==> flow/design.v <==
module alu16bit (
  input clk,                 
  input reset,               
  input [2:0] operation,     
  input [15:0] operand_A,
  input [15:0] operand_B,
  output reg [31:0] result, 
  output reg carry_flag,
  output reg zero_flag
);
parameter [2:0] ADD  = 3'b000,
                SUB  = 3'b001,
                MUL  = 3'b010,
                AND  = 3'b011,
                OR   = 3'b100,
                NAND = 3'b101,
                NOR  = 3'b110,
                XOR  = 3'b111;
reg [31:0] alu_result;  
reg alu_carry;
reg alu_zero;
always @(*) begin
  alu_result = 32'b0;
  alu_carry  = 1'b0;
  alu_zero   = 1'b0;
  case (operation)
    ADD: begin
      {alu_carry, alu_result} = {1'b0, operand_A} + {1'b0, operand_B};
      alu_zero = (alu_result[15:0] == 16'b0);
    end
    SUB: begin
      {alu_carry, alu_result} = {1'b0, operand_A} - {1'b0, operand_B};
      alu_zero = (alu_result[15:0] == 16'b0);
    end
    MUL: begin
      alu_result = operand_A * operand_B;   
      alu_zero = (alu_result == 32'b0);
    end
    AND: begin
      alu_result = {16'b0, (operand_A & operand_B)};
      alu_zero = (alu_result[15:0] == 16'b0);
    end
    OR: begin
      alu_result = {16'b0, (operand_A | operand_B)};
      alu_zero = (alu_result[15:0] == 16'b0);
    end
    NAND: begin
      alu_result = {16'b0, ~(operand_A & operand_B)};
      alu_zero = (alu_result[15:0] == 16'b0);
    end
    NOR: begin
      alu_result = {16'b0, ~(operand_A | operand_B)};
      alu_zero = (alu_result[15:0] == 16'b0);
    end
    XOR: begin
      alu_result = {16'b0, (operand_A ^ operand_B)};
      alu_zero = (alu_result[15:0] == 16'b0);
    end
    default: begin
      alu_result = 32'b0;
      alu_carry  = 1'b0;
      alu_zero   = 1'b1;
    end
  endcase
end
always @(posedge clk) begin
  if (reset) begin
    result     <= 32'b0;
    carry_flag <= 1'b0;
    zero_flag  <= 1'b0;
  end else begin
    result     <= alu_result;
    carry_flag <= alu_carry;
    zero_flag  <= alu_zero;
  end
end
endmodule
== Reports on alu16bit ==
The steps from the RTL of alu16bit to its reports follow in flow order.
Lines are those of the file above, counted from 1.
Cell names lack the library's common part.
Not given: n/a

* Top: alu16bit
* Clock: clk
* Library: sky130hd
* Timing corner: tt_025C_1v80

== Word-level counts ==
Counts by Yosys on the flattened word-level netlist (proc, flatten, opt, wreduce; memories kept). Register bits leave out memories and registers merged into their read ports (data or address); mux counts leave out enables and synchronous resets folded into registers. Print and check cells are left out. Cells with the same type and inputs are merged into one.

* Register bits: 34
* Bits of input ports: 37
* Output and inout port bits: 34
* Word-level cells: 31

* Add/subtract/negate cells: 2
* $mul: 1
* Equality and inequality tests: 7
* Muxes and demuxes: 3
* Bitwise operators: 5
* Reductions and logical operators: 10

{| class="wikitable"
|+ Operators with widths
! operator !! count
|-
| 16-bit by 16-bit multiplier with 32-bit output || 1
|-
| 32-bit case mux with 8-bit select || 1
|-
| 16-bit zero test || 7
|-
| 16-bit inverter || 2
|-
| 32-bit zero test || 1
|-
| 16-bit by 16-bit adder with 17-bit output || 1
|-
| 16-bit by 16-bit subtractor with 17-bit output || 1
|-
| 16-bit AND || 1
|-
| 16-bit OR || 1
|-
| 16-bit XOR || 1
|-
| 3-bit equality test (second input constant) || 4
|-
| 1-bit case mux with 8-bit select || 1
|-
| 3-bit by 2-bit equality test with 1-bit output (second input constant) || 2
|-
| 6-bit OR reduction || 1
|-
| 3-bit by 1-bit equality test with 1-bit output (second input constant) || 1
|-
| 3-bit zero test || 1
|-
| 1-bit case mux with 3-bit select || 1
|}

== Longest topological paths ==
Longest topological path by Yosys (ltp), each cell counted once; first at word level (registers and memories cut), then after technology mapping (sequential cells cut; the memories' decode and read muxes count).

* Word-level depth: 4
* ABC_AREA: 0
* Depth in mapped cells: 25
* Gate-level depth less buffers: 24

== After synthesis ==
Yosys stat after the flow's synthesis: flattened, memories mapped to cells. It holds for the ABC_AREA given above (unset counts as 0); a run with the other value may have another netlist.
Totals and module areas in this step are rounded.

{| class="wikitable"
|+ Cell types
! cell type !! count
|-
| fa_1 || 196
|-
| ha_1 || 152
|-
| inv_1 || 282
|-
| nand2_1 || 194
|-
| nor2_1 || 187
|-
| dfxtp_1 || 34
|-
| a21oi_1 || 67
|-
| o21ai_0 || 52
|-
| xnor2_1 || 29
|-
| clkbuf_1 || 59
|-
| xor2_1 || 24
|-
| nor3_1 || 33
|-
| nand4_1 || 21
|-
| a211oi_1 || 16
|-
| nand3_1 || 19
|-
| nor4_1 || 15
|-
| a21o_1 || 12
|-
| o21a_1 || 12
|}

Other cell types: 61; their cells: 198.

* Standard cells after synthesis: 1602
* Synthesis area: 0.0126 mm²
* Flip-flops: 34
* Buffer cells: 76

== Path before layout ==
Path of least setup slack by OpenSTA after synthesis, without wires, with an ideal clock, recovery checks aside; 20% of the period is set as input and as output delay. Where synthesis merged equal registers, the netlist keeps one of their names.

* Kind: input -> register
* Start point: input operand_B[4]
* End point: register result[30]
* Clock period: 7.2 ns
* Setup time: 0.066 ns
* Time at the first pin: 1.440 ns
* Arrival: 7.215 ns
* Required time: 7.134 ns
* Path slack: -0.080 ns
* Delay of the path: 5.841 ns
* Driving pins on the path: 24
* Path buffers: 1
* Synthesis period reached: 7.28 ns

"delay of the path" is the arrival time less input delay plus setup time.
"driving pins on the path": output pins that drive a net of the path, with the launching flip-flop's if there is one; two outputs of one cell count as two.
"synthesis period reached" = period - worst setup slack (recovery checks aside). The figure is calculated, with input and output delays left at 20% of the set period.
Between the ends stands the longest chain of elaborated cells between them, by number of cells; it is not shown to be the way that was timed. Of several equally long chains one is given.
A line is the first line of the expression or statement that the cell stems from. Yosys adds cells for indexed reads and writes and turns some case tables into memories.

* Cells stage by stage: inv_1 > buf_1 > nor2_1 > fa_1 > inv_1 > fa_1 > fa_1 > inv_1 > fa_1 > fa_1 > inv_1 > fa_1 > inv_1 > ha_1 > nand3_1 > nor2_1 > a221oi_1 > o221a_2 > a2bb2oi_1 > a31oi_1 > or3_1 > and4_1 > o21a_1 > nor2_1
* Length of the longest elaborated chain: 2
* Elaborated cells between the ends (all ways): 3
* Classes of those cells: add/sub: 1; mul: 1; mux: 1

{| class="wikitable"
|+ Ends and longest elaborated chain, post-synthesis
! item !! line !! source
|-
| from (decl) || 6 || <nowiki>input [15:0] operand_B,</nowiki>
|-
| 16-bit by 16-bit multiplier with 32-bit output || 36 || <nowiki>alu_result = operand_A * operand_B;</nowiki>
|-
| 32-bit case mux with 8-bit select || 26 || <nowiki>case (operation)</nowiki>
|-
| to (assign) || 68 || <nowiki>result     <= 32'b0;</nowiki>
|-
| to (assign) || 72 || <nowiki>result     <= alu_result;</nowiki>
|-
| to (decl) || 7 || <nowiki>output reg [31:0] result,</nowiki>
|}

== Timing after layout ==
From the final timing report of flow run B: the path of least setup slack in the routed layout; clock arrival at registers is part of the times.

* Kind: input -> register
* Start point: input operand_B[14]
* End point: register zero_flag
* Clock period: 7.2 ns
* Setup time: 0.07 ns
* Time at the first pin: 1.44 ns
* Arrival: 8.03 ns
* Required time: 7.44 ns
* Path slack: -0.59 ns
* Driving pins on the path: 21
* Path buffers: 2

Between the ends stands the longest chain of elaborated cells between them, by number of cells; it is not shown to be the way that was timed. Of several equally long chains one is given.

* Cells stage by stage: dlygate4sd2_1 > inv_2 > nor2_1 > fa_1 > fa_1 > fa_1 > fa_1 > fa_1 > ha_1 > ha_1 > buf_4 > a21oi_1 > nor2_1 > nor2_2 > nor2_2 > or4_1 > nor4_4 > nand3_2 > nor4_4 > nand4_1 > o21ai_1
* Length of the longest elaborated chain: 4
* Elaborated cells between the ends (all ways): 17
* Classes of those cells: add/sub: 2; mul: 1; mux: 1; logic: 5; reduce/logical: 8

{| class="wikitable"
|+ Ends and longest elaborated chain, after layout
! item !! line !! source
|-
| from (decl) || 6 || <nowiki>input [15:0] operand_B,</nowiki>
|-
| 16-bit OR || 52 || <nowiki>alu_result = {16'b0, ~(operand_A | operand_B)};</nowiki>
|-
| 16-bit inverter || 52 ||
|-
| 16-bit zero test || 53 || <nowiki>alu_zero = (alu_result[15:0] == 16'b0);</nowiki>
|-
| 1-bit case mux with 8-bit select || 26 || <nowiki>case (operation)</nowiki>
|-
| to (assign) || 70 || <nowiki>zero_flag  <= 1'b0;</nowiki>
|-
| to (assign) || 74 || <nowiki>zero_flag  <= alu_zero;</nowiki>
|-
| to (decl) || 9 || <nowiki>output reg zero_flag</nowiki>
|}

Add stored flow runs of alu16bit

Module alu16bit, platform sky130hd: 5 stored runs of the flow (Yosys, OpenROAD) with differing settings, in no particular order. Input and output delays are each 20% of the period that was set; the output load is 0.01 pF.
"period achieved": clock period set for the run, less the worst setup slack. It is reckoned from that one timing run; input and output delays stay at 20% of the period that was set.
"critical path time": the worst setup path's part of the clock period (all of it between registers, 20% less for each end at a port) less its slack. A launch clock that arrives late makes it longer, a capture clock that arrives late makes it shorter.
Measured values are rounded.

=== Flow run A ===
{| class="wikitable"
! Setting !! Value
|-
| ABC_AREA || 0
|-
| CELL_PAD_IN_SITES_GLOBAL_PLACEMENT || 3
|-
| CORE_MARGIN || 10
|-
| CORE_UTILIZATION || 49
|-
| CTS_CLUSTER_DIAMETER || 205
|-
| GPL_ROUTABILITY_DRIVEN || 0
|-
| GPL_TIMING_DRIVEN || 0
|-
| HOLD_SLACK_MARGIN || -0.04
|-
| MAX_ROUTING_LAYER || met4
|-
| SLEW_MARGIN || 0
|-
| TNS_END_PERCENT || 15
|-
| period_ns || 8.93
|-
| CAP_MARGIN || 20
|}
Stopped before the end: placement reported GPL-0301.

=== Flow run B ===
{| class="wikitable"
! Setting !! Value
|-
| CAP_MARGIN || 10
|-
| CELL_PAD_IN_SITES_GLOBAL_PLACEMENT || 3
|-
| CORE_MARGIN || 8
|-
| CORE_UTILIZATION || 27
|-
| CTS_CLUSTER_DIAMETER || 107
|-
| GPL_ROUTABILITY_DRIVEN || 0
|-
| GPL_TIMING_DRIVEN || 0
|-
| MIN_ROUTING_LAYER || met2
|-
| PLACE_DENSITY || 0.85
|-
| SETUP_SLACK_MARGIN || -0.55
|-
| SLEW_MARGIN || 25
|-
| TNS_END_PERCENT || 5
|-
| period_ns || 7.2
|-
! Result !! Value
|-
| Area of the synthesized netlist || 0.0126 mm²
|-
| Die footprint || 0.0538 mm²
|-
| Standard-cell area of the final layout || 0.0149 mm²
|-
| Final utilization || 32.1%
|-
| Setup slack of the critical path || -0.587 ns
|-
| Summed negative setup slack || -4.28 ns
|-
| Worst hold slack after layout || 1.80 ns
|-
| Period achieved || 7.787 ns
|-
| Critical path time || 6.35 ns
|-
| Class of the worst setup path || input -> register
|}

=== Flow run C ===
{| class="wikitable"
! Setting !! Value
|-
| ABC_AREA || 1
|-
| CORE_MARGIN || 5
|-
| CORE_UTILIZATION || 63
|-
| CTS_CLUSTER_DIAMETER || 205
|-
| HOLD_SLACK_MARGIN || -0.04
|-
| MAX_ROUTING_LAYER || met4
|-
| TNS_END_PERCENT || 15
|-
| period_ns || 7.16
|-
| CAP_MARGIN || 20
|-
| SLEW_MARGIN || 20
|-
! Result !! Value
|-
| Area of the synthesized netlist || 0.0138 mm²
|-
| Die footprint || 0.025 mm²
|-
| Standard-cell area of the final layout || 0.0163 mm²
|-
| Final utilization || 74.9%
|-
| Setup slack of the critical path || 0.029 ns
|-
| Summed negative setup slack || 0.000 ns
|-
| Worst hold slack after layout || 1.88 ns
|-
| Period achieved || 7.131 ns
|-
| Critical path time || 5.70 ns
|-
| Class of the worst setup path || input -> register
|}

=== Flow run D ===
{| class="wikitable"
! Setting !! Value
|-
| ABC_AREA || 0
|-
| CELL_PAD_IN_SITES_GLOBAL_PLACEMENT || 3
|-
| CORE_MARGIN || 10
|-
| CORE_UTILIZATION || 49
|-
| CTS_CLUSTER_DIAMETER || 343
|-
| GPL_ROUTABILITY_DRIVEN || 0
|-
| GPL_TIMING_DRIVEN || 0
|-
| HOLD_SLACK_MARGIN || 0.11
|-
| MAX_ROUTING_LAYER || met4
|-
| SLEW_MARGIN || 0
|-
| TNS_END_PERCENT || 95
|-
| period_ns || 8.93
|-
| CAP_MARGIN || 20
|}
Stopped before the end: placement reported GPL-0301.

=== Flow run E ===
{| class="wikitable"
! Setting !! Value
|-
| CELL_PAD_IN_SITES_GLOBAL_PLACEMENT || 3
|-
| CORE_MARGIN || 3
|-
| GPL_ROUTABILITY_DRIVEN || 0
|-
| PLACE_DENSITY_LB_ADDON || 0.22
|-
| SETUP_SLACK_MARGIN || -0.55
|-
| TNS_END_PERCENT || 30
|-
| period_ns || 7.2
|-
| CAP_MARGIN || 20
|-
| CORE_UTILIZATION || 40
|-
| SLEW_MARGIN || 20
|-
! Result !! Value
|-
| Area of the synthesized netlist || 0.0126 mm²
|-
| Die footprint || 0.0337 mm²
|-
| Standard-cell area of the final layout || 0.016 mm²
|-
| Final utilization || 51.9%
|-
| Setup slack of the critical path || -0.485 ns
|-
| Summed negative setup slack || -2.73 ns
|-
| Worst hold slack after layout || 1.87 ns
|-
| Period achieved || 7.685 ns
|-
| Critical path time || 6.24 ns
|-
| Class of the worst setup path || input -> register
|}
